==> flow/design.v <==
`timescale 1ns / 1ps
module lcd_controller(
    input clk,
    input rst,
    input en,
    input cmd,
    input [7:0] data,
    output reg [7:4] DB,
    output reg LCD_E,
    output reg LCD_RS,
    output LCD_RW,
    output reg busy
    );
	assign LCD_RW = 0;
  wire buffer_write;
  reg buffer_read;
  reg [7:0] buffer_data;
  reg buffer_cmd;
  wire buffer_full;
  wire buffer_empty;
  reg [8:0] memory [0:31];
  reg [4:0] head, tail;
  always @ (negedge clk, posedge rst)
    if (rst)
      tail <= 0;
    else
      if (buffer_write)
        tail <= tail + 1;
  always @ (posedge clk)
    if (buffer_write)
      memory[tail - 5'd1] <= {cmd, data};
  always @ (negedge clk, posedge rst)
    if (rst)
      head <= 0;
    else
      if (buffer_read)
        head <= head + 1;
  always @ (posedge clk, posedge rst)
    if (rst)
      {buffer_cmd, buffer_data} <= 0;
    else
      if (buffer_read)
        {buffer_cmd, buffer_data} <= memory[head - 5'd1];
  reg [6:0] count;
  always @ (posedge clk, posedge rst)
    if (rst)
      count <= 0;
    else
      case ({buffer_write, buffer_read})
        2'b10: count <= count + 1;
        2'b01: count <= count - 1;
      endcase
  assign buffer_empty = (count == 0) ? 1'b1 : 0;
  assign buffer_full = (count == 7'd31) ? 1'b1 : 0;
  reg [24:0] init_seq_count;
  reg [3:0] init_seq_state;
	reg mode_state;
	parameter INIT_MODE = 1'b0;
	parameter NORMAL_MODE = 1'b1;
  reg [7:0] data_init;
  parameter IDLE = 4'd0;
  parameter FIFTEENMS = 4'd1;
  parameter ONE = 4'd2;
  parameter TWO = 4'd3;
  parameter THREE = 4'd4;
  parameter FOUR = 4'd5;
  parameter FIVE = 4'd6;
  parameter SIX = 4'd7;
  parameter SEVEN = 4'd8;
  parameter EIGHT = 4'd9;
  parameter DONE_POWER_INIT = 4'd10;
  always @ (posedge clk, posedge rst)
    if (rst)
      init_seq_state <= IDLE;
    else
      case (init_seq_state)
        IDLE: init_seq_state <= FIFTEENMS;
        FIFTEENMS:
          if (init_seq_count == (25'd750000 - 25'd1)) init_seq_state <= ONE;
          else init_seq_state <= FIFTEENMS;
        ONE:
          if (init_seq_count == (25'd12 - 25'd1)) init_seq_state <= TWO;
          else init_seq_state <= ONE;
        TWO:
          if (init_seq_count == (25'd205000 - 25'd1)) init_seq_state <= THREE;
          else init_seq_state <= TWO;
        THREE:
          if (init_seq_count == (25'd12 - 25'd1)) init_seq_state <= FOUR;
          else init_seq_state <= THREE;
        FOUR:
          if (init_seq_count == (25'd5000 - 25'd1)) init_seq_state <= FIVE;
          else init_seq_state <= FOUR;
        FIVE:
          if (init_seq_count == (25'd12 - 25'd1)) init_seq_state <= SIX;
          else init_seq_state <= FIVE;
        SIX:
          if (init_seq_count == (25'd2000 - 25'd1)) init_seq_state <= SEVEN;
          else init_seq_state <= SIX;
        SEVEN:
          if (init_seq_count == (25'd12 - 25'd1)) init_seq_state <= EIGHT;
          else init_seq_state <= SEVEN;
        EIGHT:
          if (init_seq_count == (25'd2000 - 25'd1)) init_seq_state <= DONE_POWER_INIT;
          else init_seq_state <= EIGHT;
        default: init_seq_state <= DONE_POWER_INIT;
      endcase
  always @ (posedge clk, posedge rst)
    if (rst)
      init_seq_count <= 0;
    else
      case (init_seq_state)
        FIFTEENMS:
          if (init_seq_count == (25'd750000 - 25'd1)) init_seq_count <= 0;
          else init_seq_count <= init_seq_count + 1;
        ONE, THREE, FIVE, SEVEN:
          if (init_seq_count == (25'd12 - 25'd1)) init_seq_count <= 0;
          else init_seq_count <= init_seq_count + 1;
        TWO:
          if (init_seq_count == (25'd205000 - 25'd1)) init_seq_count <= 0;
          else init_seq_count <= init_seq_count + 1;
        FOUR:
          if (init_seq_count == (25'd5000 - 25'd1)) init_seq_count <= 0;
          else init_seq_count <= init_seq_count + 1;
        SIX, EIGHT:
          if (init_seq_count == (25'd2000 - 25'd1)) init_seq_count <= 0;
          else init_seq_count <= init_seq_count + 1;
      endcase
  reg [3:0] timing_seq_state;
  reg [16:0] timing_count;
  parameter INIT_TIMING = 4'd0;
  parameter HIGH_SETUP = 4'd1;
  parameter HIGH_HOLD = 4'd2;
  parameter ONEUS = 4'd3;
  parameter LOW_SETUP = 4'd4;
  parameter LOW_HOLD = 4'd5;
  parameter FORTYUS = 4'd6;
  parameter CLEAR_HOME_PAUSE = 4'd7;
  parameter DONE_WRITE = 4'd8;
  parameter CLEAR_CMD = 8'h01;
  parameter HOME_CMD = 7'h01;
	reg tx_init;
  always @ (posedge clk, posedge rst)
    if (rst)
      timing_seq_state <= 0;
    else
      case (timing_seq_state)
        INIT_TIMING:
          if (tx_init) timing_seq_state <= HIGH_SETUP;
          else timing_seq_state <= INIT_TIMING;
        HIGH_SETUP:
          if (timing_count == 17'd2 - 17'd1) timing_seq_state <= HIGH_HOLD;
          else timing_seq_state <= HIGH_SETUP;
        HIGH_HOLD:
          if (timing_count == 17'd12 - 17'd1) timing_seq_state <= ONEUS;
          else timing_seq_state <= HIGH_HOLD;
        ONEUS:
          if (timing_count == 17'd50 - 17'd1) timing_seq_state <= LOW_SETUP;
          else timing_seq_state <= ONEUS;
        LOW_SETUP:
          if (timing_count == 17'd2 - 17'd1) timing_seq_state <= LOW_HOLD;
          else timing_seq_state <= LOW_SETUP;
        LOW_HOLD:
          if (timing_count == 17'd12 - 17'd1) timing_seq_state <= FORTYUS;
          else timing_seq_state <= LOW_HOLD;
        FORTYUS:
          if (timing_count == 17'd2000 - 17'd1)
            case (mode_state)
              INIT_MODE:
                if ( (data_init == CLEAR_CMD) || (data_init[7:1] == HOME_CMD) )
                  timing_seq_state <= CLEAR_HOME_PAUSE;
                else
                  timing_seq_state <= DONE_WRITE;
              NORMAL_MODE:
                if ( (buffer_data == CLEAR_CMD ) || (buffer_data[7:1] == HOME_CMD) )
                  timing_seq_state <= CLEAR_HOME_PAUSE;
                else
                  timing_seq_state <= DONE_WRITE;
              default: timing_seq_state <= DONE_WRITE;
            endcase
          else
            timing_seq_state <= FORTYUS;
        CLEAR_HOME_PAUSE:
          if (timing_count == 17'd82000 - 17'd1) timing_seq_state <= DONE_WRITE;
          else timing_seq_state <= CLEAR_HOME_PAUSE;
        DONE_WRITE: timing_seq_state <= INIT_TIMING;
      endcase
  always @ (posedge clk, posedge rst)
    if (rst)
      timing_count <= 0;
    else
      case (timing_seq_state)
        HIGH_SETUP, LOW_SETUP:
          if (timing_count == 17'd2 - 17'd1) timing_count <= 0;
          else timing_count <= timing_count + 1;
        HIGH_HOLD, LOW_HOLD:
          if (timing_count == 17'd12 - 17'd1) timing_count <= 0;
          else timing_count <= timing_count + 1;
        ONEUS:
          if (timing_count == 17'd50 - 17'd1) timing_count <= 0;
          else timing_count <= timing_count + 1;
        FORTYUS:
          if (timing_count == 17'd2000 - 17'd1) timing_count <= 0;
          else timing_count <= timing_count + 1;
        CLEAR_HOME_PAUSE:
          if (timing_count == 17'd82000 - 17'd1) timing_count <= 0;
          else timing_count <= timing_count + 1;
      endcase
  reg [5:0] init_mode_state;
  reg [25:0] main_counter;
  parameter INIT = 6'd0;
  parameter FUNCTION_SET = 6'd1;
  parameter ENTRY_SET = 6'd2;
  parameter SET_DISPLAY = 6'd3;
  parameter CLEAR_DISPLAY = 6'd4;
  parameter SET_ADDR = 6'd5;
  parameter CHAR_L = 6'd6;
  parameter CHAR_C = 6'd7;
  parameter CHAR_D1 = 6'd8;
  parameter CHAR_SPACE = 6'd9;
  parameter CHAR_R = 6'd10;
  parameter CHAR_E = 6'd11;
  parameter CHAR_A = 6'd12;
  parameter CHAR_D2 = 6'd13;
  parameter CHAR_Y = 6'd14;
  parameter ONESEC = 6'd15;
  parameter CLEAR_LCD_READY = 6'd16;
  parameter DONE_INIT_MODE = 6'd17;
  parameter TIMEONESEC = 26'd500000;
  always @ (posedge clk, posedge rst)
    if (rst)
      init_mode_state <= 0;
    else
      case (init_mode_state)
        INIT:
          if (init_seq_state == DONE_POWER_INIT) init_mode_state <= FUNCTION_SET;
          else init_mode_state <= INIT;
        FUNCTION_SET:
          if (timing_seq_state == DONE_WRITE) init_mode_state <= ENTRY_SET;
          else init_mode_state <= FUNCTION_SET;
        ENTRY_SET:
          if (timing_seq_state == DONE_WRITE) init_mode_state <= SET_DISPLAY;
          else init_mode_state <= ENTRY_SET;
        SET_DISPLAY:
          if (timing_seq_state == DONE_WRITE) init_mode_state <= CLEAR_DISPLAY;
          else init_mode_state <= SET_DISPLAY;
        CLEAR_DISPLAY:
          if (timing_seq_state == DONE_WRITE) init_mode_state <= SET_ADDR;
          else init_mode_state <= CLEAR_DISPLAY;
        SET_ADDR:
          if (timing_seq_state == DONE_WRITE) init_mode_state <= CHAR_L;
          else init_mode_state <= SET_ADDR;
        CHAR_L:
          if (timing_seq_state == DONE_WRITE) init_mode_state <= CHAR_C;
          else init_mode_state <= CHAR_L;
        CHAR_C:
          if (timing_seq_state == DONE_WRITE) init_mode_state <= CHAR_D1;
          else init_mode_state <= CHAR_C;
        CHAR_D1:
          if (timing_seq_state == DONE_WRITE) init_mode_state <= CHAR_SPACE;
          else init_mode_state <= CHAR_D1;
        CHAR_SPACE:
          if (timing_seq_state == DONE_WRITE) init_mode_state <= CHAR_R;
          else init_mode_state <= CHAR_SPACE;
        CHAR_R:
          if (timing_seq_state == DONE_WRITE) init_mode_state <= CHAR_E;
          else init_mode_state <= CHAR_R;
        CHAR_E:
          if (timing_seq_state == DONE_WRITE) init_mode_state <= CHAR_A;
          else init_mode_state <= CHAR_E;
        CHAR_A:
          if (timing_seq_state == DONE_WRITE) init_mode_state <= CHAR_D2;
          else init_mode_state <= CHAR_A;
        CHAR_D2:
          if (timing_seq_state == DONE_WRITE) init_mode_state <= CHAR_Y;
          else init_mode_state <= CHAR_D2;
        CHAR_Y:
          if (timing_seq_state == DONE_WRITE) init_mode_state <= ONESEC;
          else init_mode_state <= CHAR_Y;
        ONESEC:
          if (main_counter == TIMEONESEC - 26'd1) init_mode_state <= CLEAR_LCD_READY;
          else init_mode_state <= ONESEC;
        CLEAR_LCD_READY:
          if (timing_seq_state == DONE_WRITE) init_mode_state <= DONE_INIT_MODE;
          else init_mode_state <= CLEAR_LCD_READY;
        default:
          init_mode_state <= DONE_INIT_MODE;
      endcase
  always @ (posedge clk, posedge rst)
    if (rst)
      main_counter <= 0;
    else
      case (init_mode_state)
        ONESEC:
          if (main_counter == TIMEONESEC - 26'd1) main_counter <= 0;
          else main_counter <= main_counter + 1;
        default: main_counter <= 0;
      endcase
	always @ (posedge clk, posedge rst)
		if (rst)
			mode_state <= 0;
		else
			case (mode_state)
				INIT_MODE:
					if (init_mode_state == DONE_INIT_MODE) mode_state <= NORMAL_MODE;
					else mode_state <= INIT_MODE;
				default: mode_state <= NORMAL_MODE;
			endcase
	reg normal_mode_state;
  parameter NORMAL_MODE_IDLE = 1'd0;
  parameter WRITE_DATA = 1'd1;
  always @ (posedge clk, posedge rst)
    if (rst)
      normal_mode_state <= 0;
    else
      case (normal_mode_state)
        NORMAL_MODE_IDLE:
          if (!buffer_empty)
            normal_mode_state <= WRITE_DATA;
          else
            normal_mode_state <= NORMAL_MODE_IDLE;
        WRITE_DATA:
          if (timing_seq_state == DONE_WRITE) normal_mode_state <= NORMAL_MODE_IDLE;
          else normal_mode_state <= WRITE_DATA;
        default: normal_mode_state <= NORMAL_MODE_IDLE;
      endcase
  always @ (*) begin
  	case (mode_state)
  		INIT_MODE:
        case (init_mode_state)
          FUNCTION_SET, ENTRY_SET, SET_DISPLAY, CLEAR_DISPLAY, SET_ADDR,
          CHAR_L, CHAR_C, CHAR_D1, CHAR_SPACE, CHAR_R, CHAR_E, CHAR_A, CHAR_D2,
          CHAR_Y, CLEAR_LCD_READY:
            tx_init <= 1'b1;
          default:
            tx_init <= 0;
        endcase
  		NORMAL_MODE:
  			case (normal_mode_state)
          WRITE_DATA:
  					tx_init <= 1'b1;
  				default:
  					tx_init <= 0;
  			endcase
  	endcase
  end
  always @ (*)
		case (mode_state)
			INIT_MODE:
				case (init_mode_state)
				  CHAR_L, CHAR_C, CHAR_D1, CHAR_SPACE, CHAR_R, CHAR_E, CHAR_A,
				  CHAR_D2, CHAR_Y:
            LCD_RS <= 1'b1;
				  default:
            LCD_RS <= 0;
				endcase
			NORMAL_MODE:
				case (normal_mode_state)
          WRITE_DATA:
            LCD_RS <= ~buffer_cmd;
					default:
            LCD_RS <= 0;
				endcase
		endcase
  always @ (*)
		case (init_mode_state)
		  FUNCTION_SET: data_init <= 8'h28;
		  ENTRY_SET: data_init <= 8'h06;
		  SET_DISPLAY: data_init <= 8'h0D;
		  CLEAR_DISPLAY, CLEAR_LCD_READY: data_init <= 8'h01;
		  SET_ADDR: data_init <= 8'h80;
		  CHAR_L: data_init <= 8'h4C;
		  CHAR_C: data_init <= 8'h43;
		  CHAR_D1: data_init <= 8'h44;
		  CHAR_SPACE: data_init <= 8'h20;
		  CHAR_R: data_init <= 8'h72;
		  CHAR_E: data_init <= 8'h65;
		  CHAR_A: data_init <= 8'h61;
		  CHAR_D2: data_init <= 8'h64;
		  CHAR_Y: data_init <= 8'h79;
		  default: data_init <= 0;
		endcase
  always @ (*)
		case (mode_state)
			INIT_MODE:
				case (init_mode_state)
				  INIT:
            case (init_seq_state)
              ONE, THREE, FIVE:
                DB <= 4'h3;
              SEVEN:
                DB <= 4'h2;
              default: DB <= 0;
            endcase
				  default:
            case (timing_seq_state)
              HIGH_SETUP, HIGH_HOLD: DB <= data_init[7:4];
              LOW_SETUP, LOW_HOLD: DB <= data_init[3:0];
              default: DB <= 0;
            endcase
				endcase
			NORMAL_MODE:
        case (normal_mode_state)
          WRITE_DATA:
            case (timing_seq_state)
              HIGH_SETUP, HIGH_HOLD: DB <= buffer_data[7:4];
              LOW_SETUP, LOW_HOLD: DB <= buffer_data[3:0];
              default: DB <= 0;
            endcase
          default: DB <= 0;
        endcase
		endcase
  always @ (*)
		case (mode_state)
			INIT_MODE:
				case (init_mode_state)
				  INIT:
            case (init_seq_state)
              ONE, THREE, FIVE, SEVEN:
                LCD_E <= 1'b1;
              default: LCD_E <= 0;
            endcase
				  default:
            case (timing_seq_state)
              HIGH_SETUP, LOW_SETUP: LCD_E <= 0;
              HIGH_HOLD, LOW_HOLD: LCD_E <= 1'b1;
              default: LCD_E <= 0;
            endcase
				endcase
			NORMAL_MODE:
				case (timing_seq_state)
					HIGH_SETUP, LOW_SETUP: LCD_E <= 0;
					HIGH_HOLD, LOW_HOLD: LCD_E <= 1'b1;
					default: LCD_E <= 0;
				 endcase
		endcase
  always @ (*)
		case (mode_state)
			INIT_MODE:
				case (init_mode_state)
				  DONE_INIT_MODE: busy <= 1'b0;
				  default: busy <= 1'b1;
				endcase
			NORMAL_MODE:
        if (buffer_full) busy <= 1'b1;
        else busy <= 1'b0;
		endcase
  assign buffer_write = ((en) && (!buffer_full)) ? 1'b1 : 0;
  always @ (posedge clk, posedge rst)
    if (rst)
      buffer_read <= 0;
    else
      case (mode_state)
        NORMAL_MODE:
          case (normal_mode_state)
            NORMAL_MODE_IDLE:
              if (!buffer_empty) buffer_read <= 1'b1;
              else buffer_read <= 0;
            default: buffer_read <= 0;
          endcase
        default:
          buffer_read <= 0;
      endcase
endmodule
`timescale 1ns / 1ps
module snaptest(
  input clk,
  input rst,
  input busy,
  input PS2_CLK,
  input PS2_DATA,
  output reg en,
  output reg cmd,
  output reg [7:0] data,
  output reg [7:0] LED
  );
  reg ps2cf;
  reg ps2df;
  wire en_sr_clk_filter;
  wire en_sr_data_filter;
  wire [7:0] ps2_clk_filter;
  wire [7:0] ps2_data_filter;
  shift_register_8bit S1 (
    .clk(clk),
    .rst(rst),
    .en(en_sr_clk_filter),
    .din(PS2_CLK),
    .sr(ps2_clk_filter)
    );
  shift_register_8bit S2 (
    .clk(clk),
    .rst(rst),
    .en(en_sr_data_filter),
    .din(PS2_DATA),
    .sr(ps2_data_filter)
    );
  assign en_sr_clk_filter = 1'b1;
  always @ (posedge clk, posedge rst)
    if (rst)
      ps2cf <= 1'b1;   
    else
      if (ps2_clk_filter == 8'hff) ps2cf <= 1'b1;
      else if (ps2_clk_filter == 8'h00) ps2cf <= 0;
  assign en_sr_data_filter = 1'b1;
  always @ (posedge clk, posedge rst)
    if (rst)
      ps2df <= 1'b1;   
    else
      if (ps2_data_filter == 8'hff) ps2df <= 1'b1;
      else if (ps2_data_filter == 8'h00) ps2df <= 0;
  wire en_sr_keyval1;
  wire en_sr_keyval2;
  wire en_sr_keyval3;
  wire [10:0] sr_val1;
  wire [10:0] sr_val2;
  wire [10:0] sr_val3;
  reg [7:0] keyval1;
  reg [7:0] keyval2;
  reg [7:0] keyval3;
  shift_register_11bit SE1 (
    .clk(clk),
    .rst(rst),
    .en(en_sr_keyval1),
    .din(ps2df),
    .sr(sr_val1)
    );
  shift_register_11bit SE2 (
    .clk(clk),
    .rst(rst),
    .en(en_sr_keyval2),
    .din(ps2df),
    .sr(sr_val2)
    );
  shift_register_11bit SE3 (
    .clk(clk),
    .rst(rst),
    .en(en_sr_keyval3),
    .din(ps2df),
    .sr(sr_val3)
    );
  reg [4:0] state;
  reg [3:0] bit_count;
  parameter IDLE = 5'd0;
  parameter WTCLKLO1 = 5'd1;
  parameter SHIFT1_IN = 5'd2;
  parameter WTCLKHI1 = 5'd3;
  parameter GETKEY1 = 5'd4;
  parameter WTCLKLO2 = 5'd5;
  parameter SHIFT2_IN = 5'd6;
  parameter WTCLKHI2 = 5'd7;
  parameter GETKEY2 = 5'd8;
  parameter BREAKEY = 5'd9;
  parameter WTCLKLO3 = 5'd10;
  parameter SHIFT3_IN = 5'd11;
  parameter WTCLKHI3 = 5'd12;
  parameter GETKEY3 = 5'd13;
  parameter SENDDATA = 5'd14;
  parameter SENDASCII = 5'd15;
  parameter SENDBACKSPACE = 5'd16;
  parameter SENDARROWKEY = 5'd17;
  parameter SENDCAPSLOCK = 5'd18;
  always @ (posedge clk, posedge rst) begin
    if (rst) begin
      state <= 0;
    end
    else begin
      case (state)
        IDLE:
          if (ps2df) state <= IDLE;
          else state <= WTCLKLO1;
        WTCLKLO1:
          case (ps2cf)
            1'b0: state <= SHIFT1_IN;
            1'b1:
              if (bit_count == 11) state <= GETKEY1;
              else state <= WTCLKLO1;
          endcase
        SHIFT1_IN: state <= WTCLKHI1;
        WTCLKHI1:
          if (ps2cf) state <= WTCLKLO1;
          else state <= WTCLKHI1;
        GETKEY1: state <= WTCLKLO2;
		    WTCLKLO2:
          case (ps2cf)
            1'b0: state <= SHIFT2_IN;
            1'b1:
              if (bit_count == 11) state <= GETKEY2;
              else state <= WTCLKLO2;
          endcase
        SHIFT2_IN: state <= WTCLKHI2;
        WTCLKHI2:
          if (ps2cf) state <= WTCLKLO2;
          else state <= WTCLKHI2;
        GETKEY2: state <= BREAKEY;
        BREAKEY:
          if (keyval2 == 8'hF0)
            state <= WTCLKLO3;
          else if (keyval1 == 8'hE0)
            state <= WTCLKLO1;
          else if ((keyval1 == 8'hF0) && ((keyval2 == 8'h12) || (keyval2 == 8'h59)))  
            state <= IDLE;
          else
            state <= WTCLKLO2;
        WTCLKLO3:
          case (ps2cf)
            1'b0: state <= SHIFT3_IN;
            1'b1:
              if (bit_count == 11) state <= GETKEY3;
              else state <= WTCLKLO3;
          endcase
        SHIFT3_IN: state <= WTCLKHI3;
        WTCLKHI3:
          if (ps2cf) state <= WTCLKLO3;
          else state <= WTCLKHI3;
        GETKEY3: state <= SENDDATA;
		    SENDDATA:
    			case (keyval3)
    				8'h66: state <= SENDBACKSPACE;
    				8'h75, 8'h6B, 8'h72, 8'h74: state <= SENDARROWKEY;
            8'h12, 8'h59: state <= IDLE;  
            8'h58: state <= SENDCAPSLOCK;
    				default: state <= SENDASCII;
    			endcase
        SENDASCII:
          if (keyval1 == 8'h12)
            state <= WTCLKLO2;
          else
            state <= IDLE;
		    SENDARROWKEY, SENDBACKSPACE, SENDCAPSLOCK: state <= IDLE;
		endcase
    end
  end
  always @ (posedge clk, posedge rst) begin
    if (rst) begin
      bit_count <= 0;
    end
    else begin
      case (state)
        WTCLKHI1, WTCLKHI2, WTCLKHI3:
          if (ps2cf) bit_count <= bit_count + 1;
        GETKEY1, GETKEY2, GETKEY3:
          bit_count <= 0;
        default:
          bit_count <= bit_count;
      endcase
    end
  end
  assign en_sr_keyval1 = (state == SHIFT1_IN) ? 1'b1 : 0;
  assign en_sr_keyval2 = (state == SHIFT2_IN) ? 1'b1 : 0;
  assign en_sr_keyval3 = (state == SHIFT3_IN) ? 1'b1 : 0;
  always @ (posedge clk, posedge rst) begin
    if (rst)
      keyval1 <= 0;
    else
      if (state == GETKEY1)
        keyval1 <= sr_val1[9:1];
  end
  always @ (posedge clk, posedge rst) begin
    if (rst)
      keyval2 <= 0;
    else
      if (state == GETKEY2)
        keyval2 <= sr_val2[9:1];
  end
  always @ (posedge clk, posedge rst) begin
    if (rst)
      keyval3 <= 0;
    else
      if (state == GETKEY3)
        keyval3 <= sr_val3[9:1];
  end
	reg data_ready;
	always @ (*)
		if (state == SENDDATA)
			data_ready <= 1'b1;
		else
			data_ready <= 0;
	reg [7:0] ascii;
	reg ascii_read;
	reg backspace_read;
	reg arrowkey_read;
  reg shiftkey_read;
  reg capslock_read;
  always @ (*)
    if (state == SENDCAPSLOCK)
      capslock_read <= 1'b1;
    else
      capslock_read <= 0;
  always @ (*)
    if ((state == SENDASCII) && ((keyval1 == 8'h12) || (keyval1 == 8'h59)))
      shiftkey_read <= 1'b1;
    else
      shiftkey_read <= 0;
  always @ (*)
    if (state == SENDASCII)
      ascii_read <= 1'b1;
    else
      ascii_read <= 0;
  always @ (*)
    if (state == SENDBACKSPACE)
      backspace_read <= 1'b1;
    else
      backspace_read <= 0;
  always @ (*)
    if (state == SENDARROWKEY)
      arrowkey_read <= 1'b1;
    else
      arrowkey_read <= 0;
  parameter caps_small_base = 8'h61;
	parameter caps_large_base = 8'h41;
	reg [7:0] caps_base;
	always @ (posedge clk, posedge rst)
    if (rst)
      caps_base <= caps_small_base;
    else
      if (capslock_read)
        case (caps_base)
          caps_small_base:
            if (keyval3 == 8'h58) caps_base <= caps_large_base;
            else caps_base <= caps_small_base;
          caps_large_base:
            if (keyval3 == 8'h58) caps_base <= caps_small_base;
            else caps_base <= caps_large_base;
        endcase
	always @ (posedge clk, posedge rst) begin
		if (rst) begin
			ascii <= 0;
		end
		else begin
			if (state == SENDASCII) begin
				case (keyval3)
					8'h1C:
            if (shiftkey_read)
              case (caps_base)
                caps_small_base: ascii <= (caps_large_base + 0);
                caps_large_base: ascii <= (caps_small_base + 0);
              endcase
            else
              ascii <= (caps_base + 0);	 
					8'h32:
            if (shiftkey_read)
              case (caps_base)
                caps_small_base: ascii <= (caps_large_base + 1);
                caps_large_base: ascii <= (caps_small_base + 1);
              endcase
            else
              ascii <= (caps_base + 1);	 
					8'h21:
            if (shiftkey_read)
              case (caps_base)
                caps_small_base: ascii <= (caps_large_base + 2);
                caps_large_base: ascii <= (caps_small_base + 2);
              endcase
            else
              ascii <= (caps_base + 2);	 
					8'h23:
            if (shiftkey_read)
              case (caps_base)
                caps_small_base: ascii <= (caps_large_base + 3);
                caps_large_base: ascii <= (caps_small_base + 3);
              endcase
            else
              ascii <= (caps_base + 3);	 
					8'h24:
            if (shiftkey_read)
              case (caps_base)
                caps_small_base: ascii <= (caps_large_base + 4);
                caps_large_base: ascii <= (caps_small_base + 4);
              endcase
            else
              ascii <= (caps_base + 4);	 
					8'h2B:
            if (shiftkey_read)
              case (caps_base)
                caps_small_base: ascii <= (caps_large_base + 5);
                caps_large_base: ascii <= (caps_small_base + 5);
              endcase
            else
              ascii <= (caps_base + 5);	 
					8'h34:
            if (shiftkey_read)
              case (caps_base)
                caps_small_base: ascii <= (caps_large_base + 6);
                caps_large_base: ascii <= (caps_small_base + 6);
              endcase
            else
              ascii <= (caps_base + 6);	 
					8'h33:
            if (shiftkey_read)
              case (caps_base)
                caps_small_base: ascii <= (caps_large_base + 7);
                caps_large_base: ascii <= (caps_small_base + 7);
              endcase
            else
              ascii <= (caps_base + 7);	 
					8'h43:
            if (shiftkey_read)
              case (caps_base)
                caps_small_base: ascii <= (caps_large_base + 8);
                caps_large_base: ascii <= (caps_small_base + 8);
              endcase
            else
              ascii <= (caps_base + 8);	 
					8'h3B:
            if (shiftkey_read)
              case (caps_base)
                caps_small_base: ascii <= (caps_large_base + 9);
                caps_large_base: ascii <= (caps_small_base + 9);
              endcase
            else
              ascii <= (caps_base + 9);	 
					8'h42:
            if (shiftkey_read)
              case (caps_base)
                caps_small_base: ascii <= (caps_large_base + 10);
                caps_large_base: ascii <= (caps_small_base + 10);
              endcase
            else
              ascii <= (caps_base + 10);	 
					8'h4B:
            if (shiftkey_read)
              case (caps_base)
                caps_small_base: ascii <= (caps_large_base + 11);
                caps_large_base: ascii <= (caps_small_base + 11);
              endcase
            else
              ascii <= (caps_base + 11);	 
					8'h3A:
            if (shiftkey_read)
              case (caps_base)
                caps_small_base: ascii <= (caps_large_base + 12);
                caps_large_base: ascii <= (caps_small_base + 12);
              endcase
            else
              ascii <= (caps_base + 12);	 
					8'h31:
            if (shiftkey_read)
              case (caps_base)
                caps_small_base: ascii <= (caps_large_base + 13);
                caps_large_base: ascii <= (caps_small_base + 13);
              endcase
            else
              ascii <= (caps_base + 13);	 
					8'h44:
            if (shiftkey_read)
              case (caps_base)
                caps_small_base: ascii <= (caps_large_base + 14);
                caps_large_base: ascii <= (caps_small_base + 14);
              endcase
            else
              ascii <= (caps_base + 14);	 
					8'h4D:
            if (shiftkey_read)
              case (caps_base)
                caps_small_base: ascii <= (caps_large_base + 15);
                caps_large_base: ascii <= (caps_small_base + 15);
              endcase
            else
              ascii <= (caps_base + 15);	 
					8'h15:
            if (shiftkey_read)
              case (caps_base)
                caps_small_base: ascii <= (caps_large_base + 16);
                caps_large_base: ascii <= (caps_small_base + 16);
              endcase
            else
              ascii <= (caps_base + 16);	 
					8'h2D:
            if (shiftkey_read)
              case (caps_base)
                caps_small_base: ascii <= (caps_large_base + 17);
                caps_large_base: ascii <= (caps_small_base + 17);
              endcase
            else
              ascii <= (caps_base + 17);	 
					8'h1B:
            if (shiftkey_read)
              case (caps_base)
                caps_small_base: ascii <= (caps_large_base + 18);
                caps_large_base: ascii <= (caps_small_base + 18);
              endcase
            else
              ascii <= (caps_base + 18);	 
					8'h2C:
            if (shiftkey_read)
              case (caps_base)
                caps_small_base: ascii <= (caps_large_base + 19);
                caps_large_base: ascii <= (caps_small_base + 19);
              endcase
            else
              ascii <= (caps_base + 19);	 
					8'h3C:
            if (shiftkey_read)
              case (caps_base)
                caps_small_base: ascii <= (caps_large_base + 20);
                caps_large_base: ascii <= (caps_small_base + 20);
              endcase
            else
              ascii <= (caps_base + 20);	 
					8'h2A:
            if (shiftkey_read)
              case (caps_base)
                caps_small_base: ascii <= (caps_large_base + 21);
                caps_large_base: ascii <= (caps_small_base + 21);
              endcase
            else
              ascii <= (caps_base + 21);	 
					8'h1D:
            if (shiftkey_read)
              case (caps_base)
                caps_small_base: ascii <= (caps_large_base + 22);
                caps_large_base: ascii <= (caps_small_base + 22);
              endcase
            else
              ascii <= (caps_base + 22);	 
					8'h22:
            if (shiftkey_read)
              case (caps_base)
                caps_small_base: ascii <= (caps_large_base + 23);
                caps_large_base: ascii <= (caps_small_base + 23);
              endcase
            else
              ascii <= (caps_base + 23);	 
					8'h35:
            if (shiftkey_read)
              case (caps_base)
                caps_small_base: ascii <= (caps_large_base + 24);
                caps_large_base: ascii <= (caps_small_base + 24);
              endcase
            else
              ascii <= (caps_base + 24);	 
					8'h1A:
            if (shiftkey_read)
              case (caps_base)
                caps_small_base: ascii <= (caps_large_base + 25);
                caps_large_base: ascii <= (caps_small_base + 25);
              endcase
            else
              ascii <= (caps_base + 25);	 
					8'h45, 8'h70: ascii <= 8'h30;	 
					8'h16, 8'h69: ascii <= 8'h31;	 
					8'h1E, 8'h72: ascii <= 8'h32;	 
					8'h26, 8'h7A: ascii <= 8'h33;	 
					8'h25, 8'h6B: ascii <= 8'h34;	 
					8'h2E, 8'h73: ascii <= 8'h35;	 
					8'h36, 8'h74: ascii <= 8'h36;	 
					8'h3D, 8'h6C: ascii <= 8'h37;	 
					8'h3E, 8'h75: ascii <= 8'h38;	 
					8'h46, 8'h7D: ascii <= 8'h39;	 
					8'h29: ascii <= 8'h20;
					default: ascii <= 8'h41;
				endcase
			end
		end
	end
	assign caps_lock_make_code = (keyval3 == 8'h58) ? 1'b1 : 0;
  parameter S_IDLE = 5'd0;
  parameter S_2 = 5'd2;
  parameter S_ASCII = 5'd3;
  parameter S_WRASCII1 = 5'd4;
  parameter S_WRASCII2 = 5'd5;
  parameter S_WRASCII3 = 5'd6;
  parameter S_CNT16 = 5'd7;
  parameter S_CNT32 = 5'd8;
  parameter S_BACKSPACE = 5'd9;
  parameter S_MOVEADDRLOWRIGHTA = 5'd10;
  parameter S_MOVEADDRLOWRIGHTB = 5'd11;
  parameter S_MOVEADDRLEFTA = 5'd12;
  parameter S_WRSPACE = 5'd13;
  parameter S_MOVEADDRLEFTB = 5'd14;
  parameter S_ARROWKEY = 5'd15;
  parameter S_MOVEADDRARWUP = 5'd16;
  parameter S_MOVEADDRARWDOWN = 5'd17;
  parameter S_MOVEADDRARWLEFT = 5'd18;
  parameter S_MOVEADDRARWRIGHT = 5'd19;
  reg [4:0] data_controller_state;
  reg [5:0] char_count;
  always @ (posedge clk, posedge rst)
    if (rst)
      data_controller_state <= S_IDLE;
    else
      case(data_controller_state)
        S_IDLE:
    			if (!caps_lock_make_code)
            if (char_count == 6'd32)
              data_controller_state <= S_CNT32;
            else
      				case ({busy, data_ready})
      					2'b10: data_controller_state <= S_IDLE;
      					2'b01: data_controller_state <= S_2;
      					default: data_controller_state <= S_IDLE;
      				endcase
    			else
    				data_controller_state <= S_IDLE;
        S_2:
    			if (backspace_read)
    				data_controller_state <= S_BACKSPACE;
    			else if (ascii_read)
    				data_controller_state <= S_ASCII;
    			else if (arrowkey_read)
    				data_controller_state <= S_ARROWKEY;
        S_ASCII:
          if (char_count == 6'd16)
            data_controller_state <= S_CNT16;
          else
            data_controller_state <= S_WRASCII1;
  		  S_WRASCII1: data_controller_state <= S_WRASCII2;
  		  S_WRASCII2:
    			if (!busy)
    				data_controller_state <= S_WRASCII3;
    			else
    				data_controller_state <= S_WRASCII2;
  		  S_WRASCII3: data_controller_state <= S_IDLE;
  		  S_CNT16: data_controller_state <= S_WRASCII1;
  		  S_CNT32: data_controller_state <= S_IDLE;
  		  S_BACKSPACE:
    			if (char_count == 0)
    				data_controller_state <= S_MOVEADDRLOWRIGHTA;
    			else
    				data_controller_state <= S_MOVEADDRLEFTA;
  		  S_MOVEADDRLEFTA: data_controller_state <= S_WRSPACE;
  		  S_MOVEADDRLOWRIGHTA: data_controller_state <= S_WRSPACE;
  		  S_WRSPACE:
    			if (char_count == 0)
    				data_controller_state <= S_MOVEADDRLOWRIGHTB;
    			else
    				data_controller_state <= S_MOVEADDRLEFTB;
  		  S_MOVEADDRLEFTB: data_controller_state <= S_IDLE;
  		  S_MOVEADDRLOWRIGHTB: data_controller_state <= S_IDLE;
  		  S_ARROWKEY:
          case (keyval3)
            8'h75: data_controller_state <= S_MOVEADDRARWUP;
            8'h72: data_controller_state <= S_MOVEADDRARWDOWN;
            8'h6B: data_controller_state <= S_MOVEADDRARWLEFT;
            8'h74: data_controller_state <= S_MOVEADDRARWRIGHT;
          endcase
        S_MOVEADDRARWUP: data_controller_state <= S_IDLE;
        S_MOVEADDRARWDOWN: data_controller_state <= S_IDLE;
        S_MOVEADDRARWLEFT: data_controller_state <= S_IDLE;
        S_MOVEADDRARWRIGHT: data_controller_state <= S_IDLE;
		endcase
  reg [5:0] char_count_sub;
  reg line_bit;
	always @ (*)
    if (char_count <= 6'd16)
      line_bit <= 0;
    else
      line_bit <= 1'b1;
	always @ (*)
    if (char_count <= 6'd16)
      char_count_sub <= 6'd1;
    else
      char_count_sub <= 6'd17;
  always @ (posedge clk, posedge rst)
    if (rst)
      {cmd,data} <= 0;
    else
  		case (data_controller_state)
  			S_WRASCII3: {cmd,data} <= {1'b0, ascii};
  			S_CNT16: {cmd,data} <= {1'b1, 8'hC0};
  			S_CNT32: {cmd,data} <= {1'b1, 8'h80};
  			S_MOVEADDRLEFTA,
        S_MOVEADDRLEFTB:
          {cmd, data} <= {1'b1, 1'b1, line_bit, char_count[5:0] - char_count_sub};
  			S_WRSPACE: {cmd, data} <= {1'b0, 8'h20};
  			S_MOVEADDRLOWRIGHTA, S_MOVEADDRLOWRIGHTB:
  				{cmd, data} <= {1'b1, 8'hCF};
        S_MOVEADDRARWUP, S_MOVEADDRARWDOWN:
          if (line_bit)
            {cmd, data} <= {1'b1, 1'b1, ~line_bit, char_count[5:0] - char_count_sub + 6'd1};
          else
            {cmd, data} <= {1'b1, 1'b1, ~line_bit, char_count[5:0]};
        S_MOVEADDRARWLEFT:
          if (char_count == 6'd16)
            {cmd, data} <= {1'b1, 8'h8F};
          else if (char_count == 6'd0)
            {cmd, data} <= {1'b1, 8'hCF};
          else
            {cmd, data} <= {1'b1, 1'b1, line_bit, char_count[5:0] - char_count_sub};
        S_MOVEADDRARWRIGHT:
          if (char_count == 6'd15)
            {cmd, data} <= {1'b1, 8'hC0};
          else if (char_count == 6'd31)
            {cmd, data} <= {1'b1, 8'h80};
          else
            {cmd, data} <= {1'b1, 1'b1, line_bit, char_count[5:0] - char_count_sub + 6'd2};
  		endcase
  always @ (posedge clk)
    if (rst)
      en <= 0;
    else
  		case (data_controller_state)
  			S_WRASCII3,
        S_CNT16,
        S_CNT32,
        S_MOVEADDRLEFTA,
        S_MOVEADDRLEFTB,
  			S_WRSPACE,
        S_MOVEADDRLOWRIGHTA,
        S_MOVEADDRLOWRIGHTB,
        S_MOVEADDRARWUP,
        S_MOVEADDRARWDOWN,
        S_MOVEADDRARWLEFT,
        S_MOVEADDRARWRIGHT:
  				en <= 1'b1;
  			default:
  				en <= 0;
		  endcase
	always @ (posedge clk, posedge rst) begin
		if (rst)
			char_count <= 0;
		else
			case (data_controller_state)
				S_WRASCII3: char_count <= char_count + 1;
				S_CNT32: char_count <= 0;
				S_MOVEADDRLEFTB: char_count <= char_count - 1;
        S_MOVEADDRLOWRIGHTB: char_count <= 6'd31;
        S_MOVEADDRARWUP,
        S_MOVEADDRARWDOWN:
          if (char_count > 16)
            char_count <= char_count - 6'd16;
          else
            char_count <= char_count + 6'd16;
        S_MOVEADDRARWLEFT:
          if (char_count == 6'd0)
            char_count <= 6'd31;
          else
            char_count <= char_count - 1;
        S_MOVEADDRARWRIGHT:
          if (char_count == 6'd31)
            char_count <= 0;
          else
            char_count <= char_count + 1;
			endcase
	end
	always @ (posedge clk, posedge rst) begin
    if (rst)
      LED <= 0;
    else
		  LED <= keyval1;
  end
endmodule
module shift_register_11bit(
  input clk,
  input rst,
  input en,
  input din,
  output reg [10:0] sr
  );
  always @ (posedge clk, posedge rst)
    if (rst)
      sr <= 0;
    else
      if (en)
        sr <= {din, sr[10:1]};
endmodule
module shift_register_8bit(
  input clk,
  input rst,
  input en,
  input din,
  output reg [7:0] sr
  );
  always @ (posedge clk, posedge rst)
    if (rst)
      sr <= 8'hff;
    else
      if (en)
        sr <= {din, sr[7:1]};
endmodule
`timescale 1ns / 1ps
module lcd_top(
  input clk,
  input rst,
  input PS2_CLK,
  input PS2_DATA,
  output [7:4] DB,
  output LCD_E,
  output LCD_RS,
  output LCD_RW,
  output [7:0] LED
  );
  wire busy;
  wire cmd;
  wire en;
  wire [7:0] data;
  snaptest LD1 (
    .clk(clk),
    .rst(rst),
    .busy(busy),
	 .PS2_CLK(PS2_CLK),
	 .PS2_DATA(PS2_DATA),
    .cmd(cmd),
    .en(en),
    .data(data),
	 .LED(LED)
    );
  lcd_controller LC1 (
    .clk(clk),
    .rst(rst),
    .en(en),
    .cmd(cmd),
    .data(data),
    .DB(DB),
    .LCD_E(LCD_E),
    .LCD_RS(LCD_RS),
    .LCD_RW(LCD_RW),
    .busy(busy)
    );
endmodule
Reports on lcd_top. What the tools print for lcd_top, step after step. Lines are those of the file above, counted from 1. Operators carry their Yosys type and port widths (W data, S select, Z words). Not given: n/a

Top: lcd_top. Clock port: clk. Cell library: sky130hd. Library corner: tt_025C_1v80.

After elaboration. Source: Yosys, flattened and elaborated, memories not mapped. Widths are those after wreduce. Registers that Yosys merges into a memory's read port (data or address) are not register bits. Print and check cells do not count. Yosys's memory passes give these memory sizes; they may raise the number of words (mostly to a power of two), join words into wider ones and drop unused or constant bits.

The entry for register bits after elaboration reads 230. The entry for memory bits (writable) reads 288. The entry for ROM bits reads 336. For clocked read ports x word width the number is 10. For memory cells the number is 5. The entry for output and inout port bits reads 15. For cells after elaboration the number is 535.

$add $sub $neg: 42. The figure for $lt $le $gt $ge is 2. For eq/ne operators the number is 186. For multiplexer cells the number is 201. The entry for bitwise operators reads 4. Under reductions and logical operators stands 64.

Memory list: LC1.memory (words 32, width 9, read ports 1, wr ports 1, RTL line 21) `reg [8:0] memory [0:31];`; (no name shown) (words 32, width 8, read ports 1, wr ports 0, RTL line 365) `case (init_mode_state)`; (no name shown) (words 32, width 1, read ports 1, wr ports 0, RTL line 329) `case (init_mode_state)`; (no name shown) (words 32, width 1, read ports 1, wr ports 0, RTL line 1091) `case (data_controller_state)`; (no name shown) (words 16, width 1, read ports 1, wr ports 0, RTL line 349) `case (init_mode_state)`.

Operator list (number): $pmux W8 S2 (27); $pmux W8 S37 (1); $mux W8 (29); $eq A8 B7 Y1 const B (24); $eq A8 B6 Y1 const B (23); $pmux W25 S5 (1); $mux W25 (5); $ne A4 B2 Y1 const B (26); $pmux W6 S17 (1); $pmux W5 S17 (1); $pmux W17 S5 (1); $mux W17 (5); $eq A5 B4 Y1 const B (16); $add A8 B5 Y8 const B (10); $eq A8 B5 Y1 const B (10); $pmux W8 S9 (1); $add A8 B4 Y8 const B (8); $pmux W5 S11 (1); $eq A6 B4 Y1 const B (9); $mux W26 (2); $mux W1 (51); $mux W5 (10); $reduce_or A2 Y1 (21); $pmux W6 S7 (1); $eq A5 B3 Y1 const B (8); $eq A8 B8 Y1 const B (5); $pmux W4 S10 (1); $mux W4 (10).

Not listed: further kinds 85, cells in them 191.

Depth. Longest topological path by Yosys (ltp), each cell counted once; first at word level (registers and memories cut), then after technology mapping (sequential cells cut; the memories' decode and read muxes count).

The entry for depth in word-level cells reads 9. The figure for ABC_AREA is 0. For depth in mapped cells the number is 15.

After synthesis. The flow's flattened synthesis, as Yosys stat reports it; memories are mapped. The netlist is that of the ABC_AREA named above (0 if unset); the other value can give another one.

For cell count the number is 1941. The entry for mapped area reads 25002.7 um^2. The figure for sequential part of the area is 15026.9 um^2. Mapped flip-flops: 542.

Cell types (number): sky130_fd_sc_hd__edfxtp_1 (288); sky130_fd_sc_hd__dfrtp_1 (221); sky130_fd_sc_hd__mux4_2 (90); sky130_fd_sc_hd__nor2_1 (171); sky130_fd_sc_hd__mux2_2 (53); sky130_fd_sc_hd__dfstp_2 (22); sky130_fd_sc_hd__nand2_1 (150); sky130_fd_sc_hd__o21ai_0 (93); sky130_fd_sc_hd__ha_1 (35); sky130_fd_sc_hd__xnor2_1 (46); sky130_fd_sc_hd__a21oi_1 (68); sky130_fd_sc_hd__xor2_1 (38); sky130_fd_sc_hd__nand3_1 (59); sky130_fd_sc_hd__dfrtn_1 (10); sky130_fd_sc_hd__nor3_1 (47); sky130_fd_sc_hd__clkbuf_1 (60); sky130_fd_sc_hd__inv_1 (50); sky130_fd_sc_hd__nand4_1 (29).

Not listed: further types 68, cells in them 411. By module: a second synthesis without flattening, with its own total; a netlist apart from the flattened one above.

The figure for cells (unflattened synthesis) is 2044. Area (unflattened synthesis): 26157.6 um^2.

Each row is one instance without its submodules.

By module: lcd_controller (instances 1, cells 1256, area 18078.6 um^2, seq. area 11703.7 um^2); snaptest (instances 1, cells 680, area 6033.3 um^2, seq. area 2152.1 um^2); shift_register_11bit (instances 3, cells 24, area 451.7 um^2, seq. area 275.3 um^2); shift_register_8bit (instances 2, cells 18, area 345.3 um^2, seq. area 210.2 um^2); lcd_top (instances 1, cells 0, area 0.0 um^2, seq. area 0.0 um^2).

FLOW RESULTS
============

Top module lcd_top; platform sky130hd; tools Yosys and OpenROAD; 3 stored runs in no particular order. Input and output delays are each 20% of the period that was set; the output load is 0.01 pF.

Files of entry A:
==> flow/run.sh <==
#!/bin/bash
# the make line also repeats the synthesis and layout settings of config.mk as NAME=value (left out here)
make -C /OpenROAD-flow-scripts/flow DESIGN_CONFIG=/design/flow/config.mk WORK_HOME=/design/flow/orfs CLKGATE_MAP_FILE= finish
==> flow/config.mk <==
export PLATFORM = sky130hd
export DESIGN_NAME = lcd_top
export DESIGN_NICKNAME = lcd_top
export VERILOG_FILES = /design/flow/design.v
export SDC_FILE = /design/flow/constraint.sdc
export NUM_CORES = 4
export LEC_CHECK = 0
export CAP_MARGIN = 20
export CORE_MARGIN = 2
export CORE_UTILIZATION = 40
export SLEW_MARGIN = 20
==> flow/constraint.sdc <==
create_clock -name core_clock -period 14.7 [get_ports {clk}]
set_input_delay 2.9400 -clock core_clock [delete_from_list [all_inputs] [get_ports {clk}]]
set_output_delay 2.9400 -clock core_clock [all_outputs]
set_load 0.01 [all_outputs]

Results of entry A. The setup slack of the worst path comes to 3.745 ns. The summed negative setup slack comes to 0.000 ns. For the utilization after routing the run shows 45.2 %. The die footprint reads 64523.6 um^2. The area of the synthesized netlist reads 25002.7 um^2.

Files of entry B:
==> flow/run.sh <==
#!/bin/bash
# the make line also repeats the synthesis and layout settings of config.mk as NAME=value (left out here)
make -C /OpenROAD-flow-scripts/flow DESIGN_CONFIG=/design/flow/config.mk WORK_HOME=/design/flow/orfs CLKGATE_MAP_FILE= finish
==> flow/config.mk <==
export PLATFORM = sky130hd
export DESIGN_NAME = lcd_top
export DESIGN_NICKNAME = lcd_top
export VERILOG_FILES = /design/flow/design.v
export SDC_FILE = /design/flow/constraint.sdc
export NUM_CORES = 4
export LEC_CHECK = 0
export CAP_MARGIN = 40
export CORE_MARGIN = 2
export CORE_UTILIZATION = 66
export GPL_ROUTABILITY_DRIVEN = 0
export MAX_ROUTING_LAYER = met4
export PLACE_DENSITY_LB_ADDON = 0.13
export SETUP_SLACK_MARGIN = 2.1
export SLEW_MARGIN = 0
==> flow/constraint.sdc <==
create_clock -name core_clock -period 8.19 [get_ports {clk}]
set_input_delay 1.6380 -clock core_clock [delete_from_list [all_inputs] [get_ports {clk}]]
set_output_delay 1.6380 -clock core_clock [all_outputs]
set_load 0.01 [all_outputs]

Results of entry B. The setup slack of the worst path comes to 1.524 ns. The summed negative setup slack comes to 0.000 ns. For the utilization after routing the run shows 78.9 %. The die footprint reads 39455.9 um^2. The area of the synthesized netlist reads 25002.7 um^2.

Files of entry C:
==> flow/run.sh <==
#!/bin/bash
# the make line also repeats the synthesis and layout settings of config.mk as NAME=value (left out here)
make -C /OpenROAD-flow-scripts/flow DESIGN_CONFIG=/design/flow/config.mk WORK_HOME=/design/flow/orfs CLKGATE_MAP_FILE= finish
==> flow/config.mk <==
export PLATFORM = sky130hd
export DESIGN_NAME = lcd_top
export DESIGN_NICKNAME = lcd_top
export VERILOG_FILES = /design/flow/design.v
export SDC_FILE = /design/flow/constraint.sdc
export NUM_CORES = 4
export LEC_CHECK = 0
export ABC_AREA = 1
export CAP_MARGIN = 20
export CORE_ASPECT_RATIO = 1.76
export CORE_MARGIN = 2
export CORE_UTILIZATION = 40
export GPL_TIMING_DRIVEN = 0
export MAX_ROUTING_LAYER = met4
export PLACE_DENSITY_LB_ADDON = 0.17
export SLEW_MARGIN = 25
export TNS_END_PERCENT = 65
==> flow/constraint.sdc <==
create_clock -name core_clock -period 15.3 [get_ports {clk}]
set_input_delay 3.0600 -clock core_clock [delete_from_list [all_inputs] [get_ports {clk}]]
set_output_delay 3.0600 -clock core_clock [all_outputs]
set_load 0.01 [all_outputs]

Results of entry C. The setup slack of the worst path comes to 3.630 ns. The summed negative setup slack comes to 0.000 ns. For the utilization after routing the run shows 45.5 %. The die footprint reads 68500.5 um^2. The area of the synthesized netlist reads 26536.7 um^2.
